==> flow/design.v <==
module pwm #(
    parameter step = 10000
)(
    input logic clk, 
    input logic rst,
    input integer duty_cycle,  
    output logic pwm_out
);
    integer pwm_on;
    localparam integer scalar = step/100;
    int pwm_count;
    logic switch;
    always_ff @(posedge clk) begin
        if (rst) begin
            pwm_on <= 0;
            pwm_count <= 0;
            switch <= 0;
        end
        else begin
        pwm_on <= duty_cycle*scalar;
        if (duty_cycle >= 99 || duty_cycle <= 1) begin
            if (duty_cycle >= 99) begin
                switch <= 0;
            end
            if (duty_cycle <= 1) begin
                switch <= 1;
            end
        end
        else begin
            if (pwm_count > pwm_on - 1) begin
                switch <= 1;
                if (pwm_count > step - 1) begin
                    pwm_count <= 0;
                    switch <= 0;
                end
                else begin
                    pwm_count <= pwm_count + 1;
                end
            end
            else begin
                pwm_count <= pwm_count + 1;
            end
        end
        end
    end
    assign pwm_out = (switch) ? 1'b1 : 1'b0;
endmodule
module ramp #(
    parameter step = 2000000,  
    parameter [0:6] steps = 7'b0011100,  
    parameter int n_steps = $bits(steps)
)(
    input logic clk,
    input logic rst,
    output int pwm_value
);
    integer stage;  
    integer count;  
    integer pwm_count;  
    localparam integer substep = step / 100;
    function automatic integer rate(input integer i);
        integer next;
        integer current;
        begin
            if (i < n_steps - 1) next = steps[i + 1] ? 100 : 0;
            else next = steps[0] ? 100 : 0;
            current = steps[i] ? 100 : 0;
            rate = (next - current) / 100;
        end
    endfunction
    integer stage_rate;
    always_comb begin
        stage_rate = 0;
        for (int i = 0; i < n_steps; i++)
            if (stage == i) stage_rate = rate(i);
    end
    always_ff @(posedge clk) begin
        if (rst) begin
            stage <= 0;
            count <= 0;
            pwm_count <= 0;
            if (steps[0]) pwm_value <= 100;
            else pwm_value <= 0;
        end
        else begin
        pwm_count <= pwm_count + 1;
        if (pwm_count == substep - 1) begin
            pwm_value <= pwm_value + stage_rate;
            pwm_count <= 0;
        end
        count <= count + 1;  
        if (count == step) begin
            count <= 0;  
            if (stage < n_steps - 1) begin
                stage <= stage + 1;
            end 
            else begin
                stage <= 0;
                if (steps[0]) pwm_value <= 100;
                else pwm_value <= 0;
            end
        end
        end
    end
endmodule
module top(
    input logic clk,
    input logic rst,
    output logic    RGB_G,
    output logic    RGB_R,
    output logic    RGB_B
);
    logic red_out;
    integer red;
    logic green_out;
    integer green;
    logic blue_out;
    integer blue;
    ramp #(
        .steps (7'b1100011)
    )
    u1 (
        .clk (clk),
        .rst (rst),
        .pwm_value (red)
    );
    ramp #(
        .steps (7'b0111000)
    )
    u2 (
            .clk (clk),
            .rst (rst),
            .pwm_value (green)
        );
    ramp #(
        .steps (7'b0001110)
    )
    u3 (
        .clk (clk),
        .rst (rst),
        .pwm_value (blue)
    );
    pwm u4 (
        .clk (clk),
        .rst (rst),
        .duty_cycle (red),
        .pwm_out (red_out)
    );
    assign RGB_R = red_out;
    pwm u5 (
        .clk (clk),
        .rst (rst),
        .duty_cycle (green),
        .pwm_out (green_out)
    );
    assign RGB_G = green_out;
    pwm u6 (
        .clk (clk),
        .rst (rst),
        .duty_cycle (blue),
        .pwm_out (blue_out)
    );
    assign RGB_B = blue_out;
endmodule
-- Step by step through the tools: top
The steps from the RTL of top to its reports follow in flow order.
Line numbers count from 1 in the design file above.
The mark -- stands for no value.
- top: top
- clock port: clk
- standard-cell library: sky130hd
- timing corner: tt_025C_1v80

-- Word-level counts
Counts by Yosys on the flattened word-level netlist (proc, flatten, opt, wreduce; memories kept). Register bits leave out memories and registers merged into their read ports (data or address). Print and check cells are left out. Cells with the same type and inputs are merged into one.
- noted $add $sub $neg: 18
- $mul at 3
- order comparisons: 15
- eq/ne operators at 26
- multiplexer cells: 54
- reductions and logical operators: 16
- operator list (kind ; count):
    32-bit 2-to-1 mux ; 30
    32-bit by 6-bit multiplier with 30-bit output (second input constant) ; 3
    32-bit by 2-bit adder with 32-bit output (second input constant) ; 12
    32-bit by 4-bit equality test with 1-bit output (second input constant) ; 9
    32-bit by 3-bit equality test with 1-bit output (second input constant) ; 6
    32-bit by 15-bit greater-than comparator with 1-bit output (second input constant) ; 3
    32-bit by 16-bit equality test with 1-bit output (second input constant) ; 3
    32-bit by 2-bit subtractor with 32-bit output (second input constant) ; 3
    32-bit by 2-bit less-or-equal comparator with 1-bit output (second input constant) ; 3
    32-bit by 22-bit equality test with 1-bit output (second input constant) ; 3
    32-bit adder ; 3
    32-bit greater-than comparator ; 3
    32-bit by 4-bit < comparator with 1-bit output (second input constant) ; 3
    32-bit by 8-bit greater-or-equal comparator with 1-bit output (second input constant) ; 3
    32-bit by 2-bit equality test with 1-bit output (second input constant) ; 2
    32-bit logical NOT ; 1
    1-bit 2-to-1 mux ; 24
    2-bit OR reduction ; 6
    3-bit by 1-bit inequality test with 1-bit output (second input constant) ; 3
    2-bit AND reduction ; 3
    2-bit nonzero test ; 3
    1-bit logical OR ; 3
- bits in registers at 573
- bits of input ports: 2
- output and inout bits: 3
- cells after elaboration: 153

-- Longest topological paths
Yosys ltp: most cells in a row. Word level: on the elaborated netlist, between registers, memories and ports. Mapped: between sequential cells and ports; inverters and the memories' decode and read muxes count.
- word-level depth at 12
- noted ABC_AREA: 1
- noted depth in mapped cells: 24
- depth with buffers taken out: 24

-- Mapped cells and area
The flow's flattened synthesis, as Yosys stat reports it; memories are mapped. The netlist is that of the ABC_AREA named above (0 if unset); the other value can give another one.
- noted cell count: 7008
- noted chip area (Yosys): 46602.2 sq um
- noted sequential area: 11471.0 sq um
- mapped flip-flops: 573
- buffer cells at 102
- cells by type (cell type ; count ; area in all (sq um)):
    sky130_fd_sc_hd__dfxtp_1 ; 573 ; 1.15E+04
    sky130_fd_sc_hd__ha_1 ; 495 ; 6193.44
    sky130_fd_sc_hd__nand2_1 ; 1362 ; 5.11E+03
    sky130_fd_sc_hd__inv_1 ; 1134 ; 4.26E+03
    sky130_fd_sc_hd__nor2_1 ; 925 ; 3472.08
    sky130_fd_sc_hd__a21oi_1 ; 507 ; 2.54E+03
    sky130_fd_sc_hd__xor2_1 ; 212 ; 1.86E+03
    sky130_fd_sc_hd__nand3_1 ; 360 ; 1.8E+03
    sky130_fd_sc_hd__fa_1 ; 78 ; 1.56E+03
    sky130_fd_sc_hd__nand4_1 ; 236 ; 1.48E+03
    sky130_fd_sc_hd__o21ai_0 ; 269 ; 1.35E+03
    sky130_fd_sc_hd__nor3_1 ; 250 ; 1251.2
    sky130_fd_sc_hd__xnor2_1 ; 88 ; 770.739
    sky130_fd_sc_hd__nor4_1 ; 57 ; 356.592
    sky130_fd_sc_hd__a21o_1 ; 41 ; 307.795
    sky130_fd_sc_hd__nor3b_1 ; 38 ; 285.274
    sky130_fd_sc_hd__buf_2 ; 45 ; 225.216
    sky130_fd_sc_hd__o21a_1 ; 29 ; 217.709
Not listed: further types 41, cells in them 309.

-- Worst setup path after synthesis
Source: OpenSTA report_checks on the synthesized netlist (no wires, ideal clock, input and output delay 20% of the period each), path of least setup slack; recovery checks are left aside. Register names are those of the netlist, which keeps one name where synthesis merged equal registers.
- path kind: reg-to-reg
- start: register u2.stage[0]
- end: register u2.pwm_value[17]
- period at 10.0 ns
- setup time at 0.109 ns
- time at the first pin: 0.000 ns
- arrival: 3.913 ns
- noted required time: 9.891 ns
- setup slack: 5.978 ns
- delay of the path at 4.022 ns
- noted driving pins on the path: 16
- path buffers: 0
- noted synthesis period reached: 4.022 ns
"delay of the path" = arrival - input delay + setup time.
"driving pins on the path" counts driving pins, that of a launching flip-flop among them; a cell with two outputs on the path counts twice.
"synthesis period reached" = period - worst setup slack (recovery checks aside). The figure is calculated, with input and output delays left at 20% of the set period.
The rows between start and end are the longest chain of elaborated cells between them; the timing report does not say that the signal goes this way. Where chains are equally long, one stands for them.
A line is the first line of the expression or statement that the cell stems from. Yosys adds cells for indexed reads and writes and turns some case tables into memories.
A register here has more assigning lines than the two given.
- path through: sky130_fd_sc_hd__dfxtp_1 > sky130_fd_sc_hd__inv_1 > sky130_fd_sc_hd__ha_1 > sky130_fd_sc_hd__o311ai_0 > sky130_fd_sc_hd__nand4_1 > sky130_fd_sc_hd__nor2_1 > sky130_fd_sc_hd__ha_1 > sky130_fd_sc_hd__a21oi_1 > sky130_fd_sc_hd__nand2_1 > sky130_fd_sc_hd__a21oi_1 > sky130_fd_sc_hd__o21ai_0 > sky130_fd_sc_hd__a21oi_1 > sky130_fd_sc_hd__xor2_1 > sky130_fd_sc_hd__nand2_1 > sky130_fd_sc_hd__nand2_1 > sky130_fd_sc_hd__inv_1
- length of the longest elaborated chain: 12
- elaborated cells on any way between the ends: 19
- source lines of those cells at 5
- those cells by class: 1 x add/sub; 1 x compare; 6 x eq/ne; 10 x mux; 1 x reduce/logical
- RTL lines, path post-synthesis (element ; RTL line ; RTL):
    start: declaration ; 57 ; integer stage;
    start: assignment ; 79 ; stage <= 0;
    start: assignment ; 95 ; stage <= stage + 1;
    32-bit logical NOT ; 75 ; if (stage == i) stage_rate = rate(i);
    1-bit 2-to-1 mux x3 ; 75 ;
    32-bit 2-to-1 mux x4 ; 75 ;
    32-bit adder ; 88 ; pwm_value <= pwm_value + stage_rate;
    32-bit 2-to-1 mux ; 87 ; if (pwm_count == substep - 1) begin
    32-bit 2-to-1 mux ; 94 ; if (stage < n_steps - 1) begin
    32-bit 2-to-1 mux ; 92 ; if (count == step) begin
    end: assignment ; 88 ;
    end: assignment ; 99 ; if (steps[0]) pwm_value <= 100;
    end: declaration ; 55 ; output int pwm_value

-- Timing after layout
Path of least setup slack in the final report of record 4 (OpenROAD, finished layout, wires in). Where an end is a register, its clock arrival counts in the times.
- path kind: reg-to-reg
- start: register u5.pwm_on[2]
- end: register u5.pwm_count[5]
- period at 7.5 ns
- setup time at 0.12 ns
- time at the first pin: 0.65 ns
- arrival: 4.72 ns
- noted required time: 8.03 ns
- setup slack: 3.31 ns
- noted driving pins on the path: 22
- path buffers: 1
The rows between start and end are the longest chain of elaborated cells between them; the timing report does not say that the signal goes this way. Where chains are equally long, one stands for them.
A register here has more assigning lines than the two given.
- path through: sky130_fd_sc_hd__dfxtp_1 > sky130_fd_sc_hd__inv_1 > sky130_fd_sc_hd__ha_1 > sky130_fd_sc_hd__nand2_1 > sky130_fd_sc_hd__nor2_1 > sky130_fd_sc_hd__nand2_1 > sky130_fd_sc_hd__nor3_2 > sky130_fd_sc_hd__nand3_1 > sky130_fd_sc_hd__nor2_1 > sky130_fd_sc_hd__nand3_1 > sky130_fd_sc_hd__xor2_1 > sky130_fd_sc_hd__ha_1 > sky130_fd_sc_hd__nand2_1 > sky130_fd_sc_hd__nor2_1 > sky130_fd_sc_hd__and2_1 > sky130_fd_sc_hd__and3_1 > sky130_fd_sc_hd__nand2_1 > sky130_fd_sc_hd__nand3_1 > sky130_fd_sc_hd__nand4_1 > sky130_fd_sc_hd__o21ai_2 > sky130_fd_sc_hd__buf_4 > sky130_fd_sc_hd__nor2_1
- length of the longest elaborated chain: 3
- elaborated cells on any way between the ends: 3
- source lines of those cells at 1
- those cells by class: 1 x add/sub; 1 x compare; 1 x mux
- RTL lines, path post-layout (element ; RTL line ; RTL):
    start: declaration ; 9 ; integer pwm_on;
    start: assignment ; 15 ; pwm_on <= 0;
    start: assignment ; 20 ; pwm_on <= duty_cycle*scalar;
    32-bit by 2-bit subtractor with 32-bit output ; 30 ; if (pwm_count > pwm_on - 1) begin
    32-bit greater-than comparator ; 30 ;
    32-bit 2-to-1 mux ; 30 ;
    end: assignment ; 37 ; pwm_count <= pwm_count + 1;
    end: assignment ; 41 ; pwm_count <= pwm_count + 1;
    end: declaration ; 11 ; int pwm_count;

Subject: flow runs of top

Hi,

Settings and measured results of 5 stored flow runs for module top (sky130hd), not sorted in any way. The constraints put input and output delay at 20% of the set period each and load the outputs with 0.01 pF.
"clock period achieved" is the run's clock period less its worst setup slack. It is reckoned from that one timing run; input and output delays stay at 20% of the period that was set.
"worst path time" means the part of the period allowed to the worst setup path (the constraints hold back 20% at inputs and 20% at outputs) less its slack; where the path has registers, the arrival times of their clocks count too.
"total design power": no workload was simulated; the value follows from the tool's default switching activity.

Record 1
Settings were ABC_AREA = 1; CAP_MARGIN = 5; CELL_PAD_IN_SITES_DETAIL_PLACEMENT = 1; CELL_PAD_IN_SITES_GLOBAL_PLACEMENT = 2; CORE_MARGIN = 7; CORE_UTILIZATION = 53; CTS_CLUSTER_DIAMETER = 187; GPL_TIMING_DRIVEN = 0; HOLD_SLACK_MARGIN = 0.13; MAX_ROUTING_LAYER = met4; PLACE_DENSITY_LB_ADDON = 0.17; SLEW_MARGIN = 10; TNS_END_PERCENT = 70; period_ns = 3.76
- no final report: placement broke off with FLW-0024

Record 2
Settings were CELL_PAD_IN_SITES_DETAIL_PLACEMENT = 2; CORE_ASPECT_RATIO = 0.95; CORE_UTILIZATION = 53; GPL_TIMING_DRIVEN = 1; MAX_ROUTING_LAYER = met5; SETUP_SLACK_MARGIN = 1.05; SLEW_MARGIN = 40; period_ns = 3.51; CAP_MARGIN = 20; CORE_MARGIN = 2
- no final report: placement broke off with DPL-0033

Record 3
Settings were ABC_AREA = 1; CAP_MARGIN = 5; CELL_PAD_IN_SITES_DETAIL_PLACEMENT = 1; CELL_PAD_IN_SITES_GLOBAL_PLACEMENT = 2; CORE_UTILIZATION = 53; CTS_CLUSTER_DIAMETER = 187; HOLD_SLACK_MARGIN = 0.13; PLACE_DENSITY = 0.42; SLEW_MARGIN = 10; period_ns = 10.0; CORE_MARGIN = 2
- no final report: placement broke off with GPL-0301

Record 4
Settings were ABC_AREA = 1; CORE_ASPECT_RATIO = 1.48; CORE_UTILIZATION = 15; CTS_CLUSTER_SIZE = 97; SETUP_SLACK_MARGIN = 1.95; TNS_END_PERCENT = 75; period_ns = 7.5; CAP_MARGIN = 20; CORE_MARGIN = 2; SLEW_MARGIN = 20
- cell area after synthesis at 46602.2 sq um
- noted the overall die area: 315242.0 sq um
- standard-cell area after layout at 53976.8 sq um
- utilization at 0.174
- noted the setup slack of the worst path: 3.310 ns
- noted the setup TNS: 0.000 ns
- final worst hold slack at 0.442 ns
- noted the total design power: 6823 uW
- clock period achieved at 4.190 ns
- worst path time at 4.19 ns
- type of the worst setup path: reg-to-reg

Record 5
Settings were ABC_AREA = 1; CELL_PAD_IN_SITES_DETAIL_PLACEMENT = 2; CELL_PAD_IN_SITES_GLOBAL_PLACEMENT = 1; CORE_ASPECT_RATIO = 0.9; CORE_UTILIZATION = 15; CTS_CLUSTER_SIZE = 97; GPL_TIMING_DRIVEN = 0; SETUP_SLACK_MARGIN = 0.26; SLEW_MARGIN = 25; TNS_END_PERCENT = 75; period_ns = 7.5; CAP_MARGIN = 20; CORE_MARGIN = 2
- cell area after synthesis at 46602.2 sq um
- noted the overall die area: 315164.0 sq um
- standard-cell area after layout at 54626.1 sq um
- utilization at 0.176
- noted the setup slack of the worst path: 3.097 ns
- noted the setup TNS: 0.000 ns
- final worst hold slack at 0.445 ns
- noted the total design power: 7257 uW
- clock period achieved at 4.403 ns
- worst path time at 4.40 ns
- type of the worst setup path: reg-to-reg

Regards
